==> flow/design.v <==
module mdc (clk, rst_n, start, A, B, out, done);
input clk, rst_n, start;
input [7:0] A, B;
output reg [7:0] out;
output reg done;
reg [1:0] state;
reg [7:0] A_aux, B_aux;
localparam IDLE = 2'b00;
localparam SUBTRACT = 2'b01;
localparam FINISHED = 2'b10;
always @(posedge clk or negedge rst_n) begin
    if (!rst_n) begin
        state <= IDLE;
        out <= 0;
        done <= 0;
    end else begin
        done <= 0;
        case (state)
            IDLE: begin
                state <= IDLE;
                if (start) begin
                    state <= SUBTRACT;
                    A_aux <= A;
                    B_aux <= B;
                end
            end
            SUBTRACT: begin
                state <= SUBTRACT;
                if (A_aux > B_aux)
                    A_aux <= A_aux - B_aux;
                else if (B_aux > A_aux)
                    B_aux <= B_aux - A_aux;
                else
                    state <= FINISHED;
            end
            FINISHED: begin
                state <= IDLE;
                done <= 1;
                out <= A_aux;
            end
            default: state <= IDLE;
        endcase
    end
end
endmodule
Step by step through the tools: mdc:

What the tools print for mdc, step after step.
Lines are those of the file above, counted from 1.
Operators: Yosys type, input widths -> output width; for muxes data width and select width s.
The mark - stands for no value.

* design top: mdc
* clock: clk
* standard-cell library: sky130hd
* timing corner: tt_025C_1v80

Word-level counts:

Source: Yosys, flattened and elaborated, memories not mapped. Widths are those after wreduce. Registers that Yosys merges into a memory's read port (data or address) are not register bits. Print and check cells do not count. Equal cells are merged and count once.

* add/sub/neg operators: 2
* order comparisons: 2
* eq/ne operators: 6
* mux-type cells: 12
* reductions and logical operators: 4

Operators with widths (count)
* $mux 8: 5
* $pmux 8 s2: 2
* $sub 8x8->8: 2
* $gt 8x8->1: 2
* $ne 2x2->1 const B: 4
* $reduce_and 5->1: 1
* $reduce_and 4->1: 1
* $pmux 2 s2: 1
* $mux 2: 2
* $eq 2x1->1 const B: 1
* $eq 2x2->1 const B: 1
* $logic_not 2->1: 1
* $reduce_bool 2->1: 1
* $mux 1: 2

* flip-flop bits (word level): 27
* input port bits: 19
* output and inout port bits: 9
* elaborated cells: 31

Logic depth:

Depth = most cells in a row (Yosys ltp): at word level without a register or memory, in the mapped netlist without a sequential cell, where the memories' decode and read muxes count.

* word-level depth: 4
* ABC_AREA: 0
* mapped depth: 7
* depth with buffers taken out: 7

Mapped cells and area:

Yosys stat after the flow's synthesis: flattened, memories mapped to cells. It holds for the ABC_AREA given above (unset counts as 0); a run with the other value may have another netlist.
Totals and module areas in this step are rounded.

* cells in the netlist: 205
* synthesis area: 1979 µm²
* area of sequential cells: 782.0 µm²
* mapped flip-flops: 28
* buffer cells: 10

Cells by type
* sky130_fd_sc_hd__edfxtp_1: count 16, total area 480.461 µm²
* sky130_fd_sc_hd__dfrtp_1: count 11, total area 275.264 µm²
* sky130_fd_sc_hd__ha_1: count 16, total area 200.192 µm²
* sky130_fd_sc_hd__mux2_2: count 10, total area 112.608 µm²
* sky130_fd_sc_hd__inv_1: count 22, total area 82.579 µm²
* sky130_fd_sc_hd__nand2b_1: count 13, total area 81.328 µm²
* sky130_fd_sc_hd__a211oi_1: count 9, total area 67.565 µm²
* sky130_fd_sc_hd__o21ai_0: count 12, total area 60.058 µm²
* sky130_fd_sc_hd__o31ai_1: count 8, total area 60.058 µm²
* sky130_fd_sc_hd__nor2_1: count 15, total area 56.304 µm²
* sky130_fd_sc_hd__nand2_1: count 12, total area 45.043 µm²
* sky130_fd_sc_hd__a21oi_1: count 8, total area 40.038 µm²
* sky130_fd_sc_hd__fa_1: count 2, total area 40.038 µm²
* sky130_fd_sc_hd__o211ai_1: count 5, total area 37.536 µm²
* sky130_fd_sc_hd__nand3b_1: count 4, total area 30.029 µm²
* sky130_fd_sc_hd__dfstp_2: count 1, total area 26.275 µm²
* sky130_fd_sc_hd__or3_1: count 4, total area 25.024 µm²
* sky130_fd_sc_hd__o21a_1: count 3, total area 22.522 µm²

Not listed: further types 20, cells in them 34.

Timing after synthesis:

OpenSTA on the mapped netlist: ideal clock, no wires. The path of least setup slack (recovery checks aside). Input and output delay are each 20% of the period. Register names are those of the netlist, which keeps one name where synthesis merged equal registers.

* kind: reg2reg
* from: register A_aux[0]
* to: register B_aux[0]
* period: 4.0 ns
* setup time: 0.387 ns
* time at the first pin: 0.000 ns
* data arrival time: 2.208 ns
* data required time: 3.613 ns
* setup slack: 1.406 ns
* path delay: 2.595 ns
* stages: 7
* buffers on the path: 0
* synthesis period reached: 2.594 ns

"path delay" = arrival - input delay + setup time.
"stages": output pins that drive a net of the path, with the launching flip-flop's if there is one; two outputs of one cell count as two.
"synthesis period reached" is the clock period less the worst setup slack; recovery checks do not enter. This is arithmetic on one report: input and output delays are still those of the set period (20% each).
Between the ends stands the longest chain of elaborated cells between them, by number of cells; it is not shown to be the way that was timed. Of several equally long chains one is given.
A line is the first line of the expression or statement that the cell stems from. Yosys adds cells for indexed reads and writes and turns some case tables into memories.
Only ways into the end's enable, where the timed path ends, are counted here.

* cell sequence: sky130_fd_sc_hd__edfxtp_1 sky130_fd_sc_hd__ha_1 sky130_fd_sc_hd__fa_1 sky130_fd_sc_hd__nand2b_1 sky130_fd_sc_hd__a211oi_1 sky130_fd_sc_hd__nor3_1 sky130_fd_sc_hd__o31ai_1
* length of the longest elaborated chain: 3
* elaborated cells on any way between the ends: 5
* source lines of those cells: 2
* classes of those cells: 2 x compare; 2 x eq/ne; 1 x reduce/logical

RTL lines, path after synthesis
* start, declared: RTL line 7 `reg [7:0] A_aux, B_aux;`
* start, assigned: RTL line 23 `A_aux <= A;`
* start, assigned: RTL line 30 `A_aux <= A_aux - B_aux;`
* $gt 8x8->1: RTL line 31 `else if (B_aux > A_aux)`
* $ne 2x2->1
* $reduce_and 5->1
* end, assigned: RTL line 24 `B_aux <= B;`
* end, assigned: RTL line 32 `B_aux <= B_aux - A_aux;`
* end, declared: RTL line 7

Path in the finished layout:

From the final timing report of run 1: the path of least setup slack in the routed layout; clock arrival at registers is part of the times.

* kind: in2reg
* from: input rst_n
* to: register A_aux[6]
* period: 4.78 ns
* external input delay: 0.96 ns
* setup time: 0.37 ns
* time at the first pin: 0.96 ns
* data arrival time: 2.74 ns
* data required time: 4.67 ns
* setup slack: 1.93 ns
* stages: 3
* buffers on the path: 1

Between the ends stands the longest chain of elaborated cells between them, by number of cells; it is not shown to be the way that was timed. Of several equally long chains one is given.

* cell sequence: sky130_fd_sc_hd__clkdlybuf4s50_1 sky130_fd_sc_hd__o211ai_1 sky130_fd_sc_hd__a21oi_1
* length of the longest elaborated chain: 1
* elaborated cells on any way between the ends: 1
* source lines of those cells: 0
* classes of those cells: 1 x reduce/logical

RTL lines, path after layout
* start, declared: RTL line 2 `input clk, rst_n, start;`
* $reduce_and 4->1
* end, assigned: RTL line 23 `A_aux <= A;`
* end, assigned: RTL line 30 `A_aux <= A_aux - B_aux;`
* end, declared: RTL line 7 `reg [7:0] A_aux, B_aux;`

==> results <==
Settings and measured results of 4 stored flow runs for module mdc (sky130hd), not sorted in any way. The constraints put input and output delay at 20% of the set period each and load the outputs with 0.01 pF.
"time on the worst setup path" is the time allowed to the run's worst setup path (the clock period less input and output delay, where it has them) less its slack. Clock arrival times count: a late capture clock shortens it, a late launch clock lengthens it.
"power consumption" is the tool's figure for a default switching activity; nothing was simulated.
Results are given in rounded form.

### Run 1

==> flow/run.sh <==
#!/bin/bash
# the make line also repeats the synthesis and layout settings of config.mk as NAME=value (left out here)
make -C /OpenROAD-flow-scripts/flow DESIGN_CONFIG=/design/flow/config.mk WORK_HOME=/design/flow/orfs CLKGATE_MAP_FILE= finish
==> flow/config.mk <==
export PLATFORM = sky130hd
export DESIGN_NAME = mdc
export DESIGN_NICKNAME = mdc
export VERILOG_FILES = /design/flow/design.v
export SDC_FILE = /design/flow/constraint.sdc
export NUM_CORES = 4
export LEC_CHECK = 0
export CAP_MARGIN = 20
export CELL_PAD_IN_SITES_DETAIL_PLACEMENT = 1
export CORE_MARGIN = 2
export CORE_UTILIZATION = 25
export CTS_BUF_LIST = sky130_fd_sc_hd__clkbuf_16
export GPL_ROUTABILITY_DRIVEN = 0
export PLACE_DENSITY_LB_ADDON = 0.26
export SLEW_MARGIN = 20
==> flow/constraint.sdc <==
create_clock -name core_clock -period 4.78 [get_ports {clk}]
set_input_delay 0.9560 -clock core_clock [delete_from_list [all_inputs] [get_ports {clk}]]
set_output_delay 0.9560 -clock core_clock [all_outputs]
set_load 0.01 [all_outputs]

Results of run 1:
- Netlist area reported by Yosys: 1979 µm²
- Die outline area: 8645 µm²
- Area of the standard cells in the finished layout: 2432 µm²
- Utilization in the final report: 31.6 %
- Worst slack on setup checks: 1.930 ns
- Power consumption: 1520 uW
- Time on the worst setup path: 1.89 ns
- Worst setup path type: in2reg

### Run 2

==> flow/run.sh <==
#!/bin/bash
# the make line also repeats the synthesis and layout settings of config.mk as NAME=value (left out here)
make -C /OpenROAD-flow-scripts/flow DESIGN_CONFIG=/design/flow/config.mk WORK_HOME=/design/flow/orfs CLKGATE_MAP_FILE= finish
==> flow/config.mk <==
export PLATFORM = sky130hd
export DESIGN_NAME = mdc
export DESIGN_NICKNAME = mdc
export VERILOG_FILES = /design/flow/design.v
export SDC_FILE = /design/flow/constraint.sdc
export NUM_CORES = 4
export LEC_CHECK = 0
export CAP_MARGIN = 20
export CORE_MARGIN = 2
export CORE_UTILIZATION = 31
export CTS_BUF_LIST = sky130_fd_sc_hd__clkbuf_16
export SLEW_MARGIN = 20
==> flow/constraint.sdc <==
create_clock -name core_clock -period 2.85 [get_ports {clk}]
set_input_delay 0.5700 -clock core_clock [delete_from_list [all_inputs] [get_ports {clk}]]
set_output_delay 0.5700 -clock core_clock [all_outputs]
set_load 0.01 [all_outputs]

Results of run 2:
- Netlist area reported by Yosys: 1979 µm²
- Die outline area: 7040 µm²
- Area of the standard cells in the finished layout: 2417 µm²
- Utilization in the final report: 38.5 %
- Worst slack on setup checks: 0.457 ns
- Power consumption: 2470 uW
- Time on the worst setup path: 2.39 ns
- Worst setup path type: reg2reg

### Run 3

==> flow/run.sh <==
#!/bin/bash
# the make line also repeats the synthesis and layout settings of config.mk as NAME=value (left out here)
make -C /OpenROAD-flow-scripts/flow DESIGN_CONFIG=/design/flow/config.mk WORK_HOME=/design/flow/orfs CLKGATE_MAP_FILE= finish
==> flow/config.mk <==
export PLATFORM = sky130hd
export DESIGN_NAME = mdc
export DESIGN_NICKNAME = mdc
export VERILOG_FILES = /design/flow/design.v
export SDC_FILE = /design/flow/constraint.sdc
export NUM_CORES = 4
export LEC_CHECK = 0
export CAP_MARGIN = 0
export CELL_PAD_IN_SITES_GLOBAL_PLACEMENT = 2
export CORE_ASPECT_RATIO = 0.71
export CORE_MARGIN = 2
export CORE_UTILIZATION = 49
export CTS_BUF_LIST = sky130_fd_sc_hd__clkbuf_16
export CTS_CLUSTER_DIAMETER = 43
export CTS_CLUSTER_SIZE = 100
export GPL_ROUTABILITY_DRIVEN = 0
export GPL_TIMING_DRIVEN = 0
export HOLD_SLACK_MARGIN = 0.02
export MAX_ROUTING_LAYER = met4
export MIN_ROUTING_LAYER = met2
export PLACE_DENSITY = 0.84
export SETUP_SLACK_MARGIN = 0.37
export SLEW_MARGIN = 20
export TNS_END_PERCENT = 20
==> flow/constraint.sdc <==
create_clock -name core_clock -period 1.58 [get_ports {clk}]
set_input_delay 0.3160 -clock core_clock [delete_from_list [all_inputs] [get_ports {clk}]]
set_output_delay 0.3160 -clock core_clock [all_outputs]
set_load 0.01 [all_outputs]

Outcome of run 3: stopped before the end: placement reported GPL-0301

### Run 4

==> flow/run.sh <==
#!/bin/bash
# the make line also repeats the synthesis and layout settings of config.mk as NAME=value (left out here)
make -C /OpenROAD-flow-scripts/flow DESIGN_CONFIG=/design/flow/config.mk WORK_HOME=/design/flow/orfs CLKGATE_MAP_FILE= finish
==> flow/config.mk <==
export PLATFORM = sky130hd
export DESIGN_NAME = mdc
export DESIGN_NICKNAME = mdc
export VERILOG_FILES = /design/flow/design.v
export SDC_FILE = /design/flow/constraint.sdc
export NUM_CORES = 4
export LEC_CHECK = 0
export CAP_MARGIN = 20
export CORE_MARGIN = 2
export CORE_UTILIZATION = 40
export CTS_BUF_LIST = sky130_fd_sc_hd__clkbuf_16
export GPL_ROUTABILITY_DRIVEN = 0
export PLACE_DENSITY_LB_ADDON = 0.0
export SLEW_MARGIN = 20
==> flow/constraint.sdc <==
create_clock -name core_clock -period 4.0 [get_ports {clk}]
set_input_delay 0.8000 -clock core_clock [delete_from_list [all_inputs] [get_ports {clk}]]
set_output_delay 0.8000 -clock core_clock [all_outputs]
set_load 0.01 [all_outputs]

Results of run 4:
- Netlist area reported by Yosys: 1979 µm²
- Die outline area: 5527 µm²
- Area of the standard cells in the finished layout: 2404 µm²
- Utilization in the final report: 50.6 %
- Worst slack on setup checks: 1.151 ns
- Power consumption: 1796 uW
- Time on the worst setup path: 2.85 ns
- Worst setup path type: reg2reg
